==> flow/design.v <==
module  CONV(
	input				clk,
	input				rst_n,
	input 				mode,
	input       		in_valid,
	output reg			out_valid,
	output 		[13:0] 	AWADDR,
	output		 [7:0] 	AWLEN,
	output 				AWVALID,
	input 				AWREADY,
	output reg  [31:0]	WDATA,
	output 				WVALID,
	input 				WREADY,
	output 		[13:0] 	ARADDR,
	output 		 [7:0] 	ARLEN,
	output 				ARVALID,
	input 				ARREADY,
	input		[31:0] 	RDATA,
	input 				RVALID,
	output reg			RREADY
);
localparam WEIGHT1 	= 20'hABC2E;
localparam WEIGHT2 	= 20'hB52E2;
localparam WEIGHT3 	= 20'hAF5C4;
localparam WEIGHT4 	= 20'hE5518;
localparam WEIGHT5 	= 20'h71650;
localparam WEIGHT6 	= 20'hA938B;
localparam WEIGHT7 	= 20'h5251F;
localparam WEIGHT8 	= 20'h7DFC0;
localparam WEIGHT9 	= 20'hEB885;
localparam BIAS 	= 16'h1310;
localparam IDLE 	= 4'd0;
localparam CONV_K1 	= 4'd1;
localparam CONV_K2 	= 4'd2;
localparam CONV_K3 	= 4'd3;
localparam CONV_K4 	= 4'd4;
localparam CONV_K5 	= 4'd5;
localparam CONV_K6 	= 4'd6;
localparam CONV_K7 	= 4'd7;
localparam CONV_K8 	= 4'd8;
localparam CONV_K9 	= 4'd9;
localparam RELU 	= 4'd10;
localparam MUL 		= 4'd11;
localparam READ 	= 4'd12;
localparam WRITE_L0 = 4'd13;
localparam POOL 	= 4'd14;
localparam WRITE_L1 = 4'd15;
reg  		 [3:0] 	state_r, state_w, state_tmp;
reg  		 [5:0]	cnt_x, cnt_y;
reg					mode_;
wire 			 	is_up, is_down, is_left, is_right;
wire 				skip_mul;
wire 		[11:0] 	P1, P2, P3, P4, P5, P6, P7, P8, P9;
wire 		[15:0]  data_in;
wire 		[19:0] 	weight;
reg  signed	[35:0] 	product;
reg 				mul_fin;
reg  signed [36:0]	conv_result;
wire 		[31:0]	relu_result;
reg 		[31:0] 	max_pool_result;
wire 				update_mp_result;
assign is_up 	= (cnt_y == 6'd0  || (cnt_y == 6'd1  && mode_));
assign is_down 	= (cnt_y == 6'd63 || (cnt_y == 6'd62 && mode_));
assign is_left 	= (cnt_x == 6'd0  || (cnt_x == 6'd1  && mode_));
assign is_right = (cnt_x == 6'd63 || (cnt_x == 6'd62 && mode_));
assign skip_mul   = (state_tmp == CONV_K1 && (is_up || is_left)) 	||
					(state_tmp == CONV_K2 && (is_up))				||
					(state_tmp == CONV_K3 && (is_up || is_right)) 	||
					(state_tmp == CONV_K4 && (is_left))				||
					(state_tmp == CONV_K6 && (is_right)) 			||
					(state_tmp == CONV_K7 && (is_down || is_left)) 	||
					(state_tmp == CONV_K8 && (is_down)) 			||
					(state_tmp == CONV_K9 && (is_down || is_right));
assign P1 = (mode_ == 1'b0) ? {cnt_y, cnt_x} - 7'd65 : {cnt_y, cnt_x} - 8'd130;
assign P2 = (mode_ == 1'b0) ? {cnt_y, cnt_x} - 7'd64 : {cnt_y, cnt_x} - 8'd128;
assign P3 = (mode_ == 1'b0) ? {cnt_y, cnt_x} - 6'd63 : {cnt_y, cnt_x} - 7'd126;
assign P4 = (mode_ == 1'b0) ? {cnt_y, cnt_x} - 1'd1  : {cnt_y, cnt_x} - 2'd2  ;
assign P5 = (mode_ == 1'b0) ? {cnt_y, cnt_x}		 : {cnt_y, cnt_x}         ;
assign P6 = (mode_ == 1'b0) ? {cnt_y, cnt_x} + 1'd1	 : {cnt_y, cnt_x} + 2'd2  ;
assign P7 = (mode_ == 1'b0) ? {cnt_y, cnt_x} + 6'd63 : {cnt_y, cnt_x} + 7'd126;
assign P8 = (mode_ == 1'b0) ? {cnt_y, cnt_x} + 7'd64 : {cnt_y, cnt_x} + 8'd128;
assign P9 = (mode_ == 1'b0) ? {cnt_y, cnt_x} + 7'd65 : {cnt_y, cnt_x} + 8'd130;
assign data_in = RDATA[31:16];
assign weight = (state_tmp == CONV_K1) ? WEIGHT1 :
				(state_tmp == CONV_K2) ? WEIGHT2 :
				(state_tmp == CONV_K3) ? WEIGHT3 :
				(state_tmp == CONV_K4) ? WEIGHT4 :
				(state_tmp == CONV_K5) ? WEIGHT5 :
				(state_tmp == CONV_K6) ? WEIGHT6 :
				(state_tmp == CONV_K7) ? WEIGHT7 :
				(state_tmp == CONV_K8) ? WEIGHT8 :
				(state_tmp == CONV_K9) ? WEIGHT9 : 20'd0;
assign ARADDR = (state_tmp == CONV_K1) ? P1 :
				(state_tmp == CONV_K2) ? P2 :
				(state_tmp == CONV_K3) ? P3 :
				(state_tmp == CONV_K4) ? P4 :
				(state_tmp == CONV_K5) ? P5 :
				(state_tmp == CONV_K6) ? P6 :
				(state_tmp == CONV_K7) ? P7 :
				(state_tmp == CONV_K8) ? P8 :
				(state_tmp == CONV_K9) ? P9 : 14'd0;
assign ARLEN = 8'd0;
assign ARVALID = (state_r == READ) && (~skip_mul) && (state_tmp != RELU);
assign AWADDR = (state_r == POOL) ? {4'b1000, cnt_y[5:1], cnt_x[5:1]} : {1'b1, cnt_y, cnt_x};
assign AWLEN = 8'd0;
assign AWVALID = (state_r == RELU || state_r == POOL);
assign WVALID = (state_r == WRITE_L0 || state_r == WRITE_L1);
assign relu_result = (conv_result[36]) ? 32'd0 : conv_result[31:0];
assign update_mp_result = ((WDATA > max_pool_result) && WVALID);
always @(*) begin
	case(state_r)
		IDLE: 		state_w = (in_valid) ? READ : IDLE;
		READ: 		state_w = (ARREADY && ~skip_mul) ? state_tmp : READ;
		CONV_K1: 	state_w = (skip_mul) ? READ : ((RVALID) ? MUL : CONV_K1); 
		CONV_K2: 	state_w = (skip_mul) ? READ : ((RVALID) ? MUL : CONV_K2);
		CONV_K3: 	state_w = (skip_mul) ? READ : ((RVALID) ? MUL : CONV_K3);
		CONV_K4: 	state_w = (skip_mul) ? READ : ((RVALID) ? MUL : CONV_K4);
		CONV_K5: 	state_w = (skip_mul) ? READ : ((RVALID) ? MUL : CONV_K5);
		CONV_K6: 	state_w = (skip_mul) ? READ : ((RVALID) ? MUL : CONV_K6);
		CONV_K7: 	state_w = (skip_mul) ? READ : ((RVALID) ? MUL : CONV_K7);
		CONV_K8: 	state_w = (skip_mul) ? READ : ((RVALID) ? MUL : CONV_K8);
		CONV_K9: 	state_w = (skip_mul) ? RELU : ((RVALID) ? MUL : CONV_K9);
		MUL: 		state_w = (state_tmp == CONV_K9) ? RELU : READ;
		RELU: 		state_w = (AWREADY) ? WRITE_L0 : RELU;
		WRITE_L0: 	state_w = (WREADY) ? ((cnt_x[0] && cnt_y[0]) ? POOL : READ) : WRITE_L0;
		POOL: 		state_w = (AWREADY) ? WRITE_L1 : POOL;
		WRITE_L1: 	state_w = (WREADY) ? ((cnt_x[5:1] == 5'd31 && cnt_y[5:1] == 5'd31) ? IDLE : READ) : WRITE_L1;
	endcase
end
always @(posedge clk or negedge rst_n) begin
	if (!rst_n)	state_r <= IDLE;
	else 		state_r <= state_w;
end
always @(posedge clk or negedge rst_n) begin
	if (!rst_n)								state_tmp <= CONV_K1;
	else if (state_r == RELU)				state_tmp <= CONV_K1;
	else if (state_r == MUL) 				state_tmp <= state_tmp + 4'd1;
	else if (state_r == READ && skip_mul) 	state_tmp <= state_tmp + 4'd1;
end
always @(posedge clk or negedge rst_n) begin
	if (!rst_n)	begin
		cnt_x <= 6'd0;
		cnt_y <= 6'd0;
	end
	else if (state_r == WRITE_L0 && WREADY) begin
		cnt_x <= {cnt_x[5:1], cnt_x[0] + 1'd1};
		cnt_y <= (cnt_x[0]) ? {cnt_y[5:1], cnt_y[0] + 1'd1} : cnt_y;
	end
	else if (state_r == WRITE_L1 && WREADY) begin
		cnt_x <= {cnt_x[5:1] + 5'd1, cnt_x[0]};
		cnt_y <= (cnt_x[5:1] == 5'd31) ? {cnt_y[5:1] + 1'd1, cnt_y[0]} : cnt_y;
	end
end
always @(posedge clk or negedge rst_n) begin
	if (!rst_n)			RREADY <= 1'b0;
	else if (ARVALID)	RREADY <= 1'b1;
	else if (RVALID) 	RREADY <= 1'b0;
end
always @(posedge clk or negedge rst_n) begin
	if (!rst_n)					product <= 36'd0;
	else if (state_w == MUL)	product <= $signed(data_in) * $signed(weight);
end
always @(posedge clk or negedge rst_n) begin
	if (!rst_n)					mul_fin <= 1'b0;
	else if (state_w == MUL) 	mul_fin <= 1'b1;
	else 						mul_fin <= 1'b0;
end
always @(posedge clk or negedge rst_n) begin
	if (!rst_n)					conv_result <= BIAS;
	else if (WVALID && WREADY) 	conv_result <= BIAS;
	else if (mul_fin) 			conv_result <= conv_result + product;
end
always @(posedge clk or negedge rst_n) begin
	if (!rst_n)								max_pool_result <= 32'd0;
	else if (state_r == WRITE_L1 && WREADY) max_pool_result <= 32'd0;
	else if (update_mp_result) 				max_pool_result <= WDATA;
end
always @(posedge clk or negedge rst_n) begin
	if (!rst_n)						WDATA <= 32'd0;
	else if (state_w == WRITE_L0)	WDATA <= relu_result;
	else if (state_w == WRITE_L1)	WDATA <= max_pool_result;
	else 							WDATA <= WDATA;
end
always @(posedge clk or negedge rst_n) begin
	if (!rst_n)							out_valid <= 1'b0;
	else if (WREADY && state_w == IDLE) out_valid <= 1'b1;
	else 								out_valid <= 1'b0;
end
always @(posedge clk or negedge rst_n) begin
	if (!rst_n)			mode_ <= 1'b0;
	else if (in_valid) 	mode_ <= mode;
	else 				mode_ <= mode_;
end
endmodule
* From RTL to reports: CONV
What the tools print for CONV, step after step. Line numbers count from 1 in the design file above. Cell names lack the library's common part. A cell with - has no value.
Design: design top CONV, clock input clk, standard-cell library sky130hd, corner tt_025C_1v80

* Word-level counts
Source: Yosys, flattened and elaborated, memories not mapped. Widths are those after wreduce. Registers that Yosys merges into a memory's read port (data or address) are not register bits. Print and check cells do not count. Equal cells are merged and count once.
Word-level totals: flip-flop bits (word level) 161, bits of input ports 40, elaborated cells 202
Operators by class: add/subtract/negate cells 22, multiply operators 1, $lt $le $gt $ge 1, eq/ne operators 36, mux-type cells 74, bitwise operators 2, reductions and logical operators 52
Operator list (count):
- 16-bit by 20-bit multiplier with 36-bit output | 1
- 12-bit two-way mux | 17
- 20-bit two-way mux | 9
- 32-bit two-way mux | 5
- 4-bit two-way mux | 21
- 37-bit two-way mux | 2
- 4-bit case mux with 16-bit select | 1
- 4-bit equality test (second input constant) | 13
- 37-bit by 36-bit adder with 37-bit output | 1
- 12-bit by 7-bit adder with 12-bit output (second input constant) | 3
- 12-bit by 7-bit subtractor with 12-bit output (second input constant) | 3
- 32-bit greater-than comparator | 1
- 4-bit by 3-bit equality test with 1-bit output (second input constant) | 8
- 12-bit by 8-bit adder with 12-bit output (second input constant) | 2
- 12-bit by 8-bit subtractor with 12-bit output (second input constant) | 2
- 6-bit equality test (second input constant) | 4
- 1-bit logical AND | 23
- 6-bit two-way mux | 3
- 1-bit logical OR | 17
- 4-bit by 2-bit equality test with 1-bit output (second input constant) | 4
- 14-bit two-way mux | 1
- 12-bit by 1-bit adder with 12-bit output (second input constant) | 1
- 12-bit by 1-bit subtractor with 12-bit output (second input constant) | 1
- 12-bit by 2-bit adder with 12-bit output (second input constant) | 1
- 12-bit by 2-bit subtractor with 12-bit output (second input constant) | 1
- 12-bit by 6-bit adder with 12-bit output (second input constant) | 1
- 12-bit by 6-bit subtractor with 12-bit output (second input constant) | 1
- 6-bit by 1-bit equality test with 1-bit output (second input constant) | 2
Other operator kinds: 16; their cells: 39.

* Longest topological paths
Depth = most cells in a row (Yosys ltp): at word level without a register or memory, in the mapped netlist without a sequential cell, where the memories' decode and read muxes count.
Logic depth: depth after elaboration 19, ABC_AREA 1, depth in mapped cells 39

* After synthesis
Yosys stat after the flow's synthesis: flattened, memories mapped to cells. It holds for the ABC_AREA given above (unset counts as 0); a run with the other value may have another netlist.
Cells by type:
- fa_1 | count 319, area in all 6.39E+03 um^2
- dfrtp_1 | count 156, area in all 3.9E+03 um^2
- nand2_1 | count 749, area in all 2.81E+03 um^2
- inv_1 | count 719, area in all 2.7E+03 um^2
- ha_1 | count 179, area in all 2.24E+03 um^2
- nor2_1 | count 388, area in all 1.46E+03 um^2
- o21ai_0 | count 214, area in all 1.07E+03 um^2
- a21oi_1 | count 166, area in all 830.797 um^2
- nand3_1 | count 137, area in all 685.658 um^2
- xor2_1 | count 55, area in all 481.712 um^2
- clkbuf_1 | count 64, area in all 240.23 um^2
- buf_4 | count 22, area in all 165.158 um^2
- dfstp_2 | count 5, area in all 131.376 um^2
- nor3_1 | count 25, area in all 125.12 um^2
- xnor2_1 | count 14, area in all 122.618 um^2
- nand4_1 | count 19, area in all 118.864 um^2
- o21ai_1 | count 20, area in all 100.096 um^2
- o21bai_1 | count 13, area in all 97.594 um^2
Other cell types: 35; their cells: 165.
Mapped netlist: standard cells after synthesis 3429, mapped area 0.0248163 mm^2, mapped flip-flops 161, buffers 115

* Path before layout
Path of least setup slack by OpenSTA after synthesis, without wires, with an ideal clock, recovery checks aside; 20% of the period is set as input and as output delay. Where synthesis merged equal registers, the netlist keeps one of their names.
Timing path post-synthesis: kind input -> register, from input RDATA[18], to register (name not given), clock period 8.0 ns, setup time 0.116 ns, launch time at the first pin 1.600 ns, arrival 7.552 ns, slack 0.331 ns, path delay 6.068 ns, driving pins on the path 26, buffers on the path 1, synthesis period reached 7.669 ns
"path delay" = arrival - input delay + setup time. "driving pins on the path" counts driving pins, that of a launching flip-flop among them; a cell with two outputs on the path counts twice. "synthesis period reached" = period - worst setup slack (recovery checks aside). The figure is calculated, with input and output delays left at 20% of the set period. Between the ends stands the longest chain of elaborated cells between them, by number of cells; it is not shown to be the way that was timed. Of several equally long chains one is given. Each line given opens the expression or statement behind the cell; cells for indexed reads and writes are added by Yosys, which also makes memories of some case tables.
Between the ends, post-synthesis: path through buf_1 > clkinv_1 > nor2_1 > inv_1 > fa_1 > inv_1 > fa_1 > inv_1 > fa_1 > inv_1 > fa_1 > fa_1 > inv_1 > fa_1 > inv_1 > ha_1 > a21oi_1 > inv_1 > a21oi_1 > nor2_1 > nor4_1 > nand2_1 > nand2_1 > nand2_1 > nand3_1 > nand2_1, cells in the longest elaborated chain 1
Ends and longest elaborated chain, post-synthesis:
- start, declared | RTL line 18 | input [31:0] RDATA,
- 16-bit by 20-bit multiplier with 36-bit output | RTL line 161
- end, assigned | RTL line 160
- end, assigned | RTL line 161
- end, declared | RTL line 56

* Timing after layout
From the final timing report of flow run A: the path of least setup slack in the routed layout; clock arrival at registers is part of the times.
Timing path post-layout: kind register -> register, from register state_tmp[0], to register (name not given), clock period 12.4 ns, setup time 0.06 ns, launch time at the first pin 0.50 ns, arrival 11.46 ns, slack 1.40 ns, driving pins on the path 31, buffers on the path 0
Between the ends stands the longest chain of elaborated cells between them, by number of cells; it is not shown to be the way that was timed. Of several equally long chains one is given. At most two assigning lines are given for a register; there are more.
Between the ends, post-layout: path through dfstp_2 > inv_1 > ha_1 > inv_1 > nor2_2 > inv_1 > nor2_1 > clkinv_1 > nand2_1 > inv_1 > nor2_2 > fa_1 > fa_1 > fa_1 > fa_1 > fa_1 > inv_1 > fa_1 > inv_1 > ha_1 > nand2_1 > nor2_1 > inv_1 > nor3_1 > nand3_1 > o211ai_1 > nand2_1 > nand2_1 > xor2_1 > nand3_1 > nand2_1, cells in the longest elaborated chain 14
Ends and longest elaborated chain, post-layout:
- start, declared | RTL line 48 | reg [3:0] state_r, state_w, state_tmp;
- start, assigned | RTL line 137 | else if (state_r == MUL) state_tmp <= state_tmp + 4'd1;
- start, assigned | RTL line 138 | else if (state_r == READ && skip_mul) state_tmp <= state_tmp + 4'd1;
- 4-bit by 1-bit equality test with 1-bit output | RTL line 66 | assign skip_mul = (state_tmp == CONV_K1 && (is_up || is_left)) ||
- 1-bit logical AND | RTL line 66
- 1-bit logical OR x7 | RTL line 66
- 1-bit NOT | RTL line 113 | READ: state_w = (ARREADY && ~skip_mul) ? state_tmp : READ;
- 1-bit logical AND | RTL line 113
- 4-bit two-way mux | RTL line 113
- 4-bit case mux with 16-bit select | RTL line 111 | case(state_r)
- 4-bit equality test | RTL line 161
- end, assigned | RTL line 160
- end, assigned | RTL line 161
- end, declared | RTL line 56

Wiki page: CONV / flow data

Record of 4 stored runs of the RTL-to-layout flow on CONV, platform sky130hd. The runs are unordered. Constraints: input delay and output delay 20% of the set period each, output load 0.01 pF.
"achieved clock period" is the run's clock period less its worst setup slack. It is reckoned from that one timing run; input and output delays stay at 20% of the period that was set.
"worst setup path time" = time allowed to the worst setup path (clock period - input delay - output delay, where it has them) - its slack; a late launch clock adds to it, a late capture clock takes from it.
[flow run A] settings: ABC_AREA=1, CAP_MARGIN=15, CELL_PAD_IN_SITES_DETAIL_PLACEMENT=1, CORE_ASPECT_RATIO=0.52, CORE_UTILIZATION=26, CTS_CLUSTER_DIAMETER=335, GPL_ROUTABILITY_DRIVEN=1, MAX_ROUTING_LAYER=met4, MIN_ROUTING_LAYER=met2, PLACE_DENSITY_LB_ADDON=0.15, SLEW_MARGIN=25, TNS_END_PERCENT=45, period_ns=12.4, CORE_MARGIN=2
[flow run A] result: chip area after synthesis (Yosys) 0.0248163 mm^2, die area 0.0980686 mm^2, standard-cell area of the final layout 0.0278567 mm^2, utilization 29.6%, worst setup slack after layout 1.400 ns, achieved clock period 11.000 ns, worst setup path time 11.00 ns, worst setup path kind register -> register
[flow run B] settings: CELL_PAD_IN_SITES_DETAIL_PLACEMENT=2, CELL_PAD_IN_SITES_GLOBAL_PLACEMENT=2, CORE_UTILIZATION=55, CTS_CLUSTER_SIZE=67, GPL_ROUTABILITY_DRIVEN=0, HOLD_SLACK_MARGIN=0.25, MAX_ROUTING_LAYER=met4, SLEW_MARGIN=15, TNS_END_PERCENT=90, period_ns=4.84, CAP_MARGIN=20, CORE_MARGIN=2
[flow run B] result: did not finish, placement stopped with GPL-0301
[flow run C] settings: MAX_ROUTING_LAYER=met4, period_ns=4.31, CAP_MARGIN=20, CORE_MARGIN=2, CORE_UTILIZATION=40, SLEW_MARGIN=20
[flow run C] result: chip area after synthesis (Yosys) 0.0241682 mm^2, die area 0.0624025 mm^2, standard-cell area of the final layout 0.0310273 mm^2, utilization 51.7%, worst setup slack after layout -2.934 ns, achieved clock period 7.244 ns, worst setup path time 7.24 ns, worst setup path kind register -> register
[flow run D] settings: ABC_AREA=0, CELL_PAD_IN_SITES_DETAIL_PLACEMENT=2, CORE_UTILIZATION=26, CTS_CLUSTER_DIAMETER=99, GPL_ROUTABILITY_DRIVEN=1, PLACE_DENSITY_LB_ADDON=0.27, period_ns=12.4, CAP_MARGIN=20, CORE_MARGIN=2, SLEW_MARGIN=20
[flow run D] result: chip area after synthesis (Yosys) 0.0241682 mm^2, die area 0.0954099 mm^2, standard-cell area of the final layout 0.0268883 mm^2, utilization 29.2%, worst setup slack after layout 2.420 ns, achieved clock period 9.980 ns, worst setup path time 7.50 ns, worst setup path kind input -> register
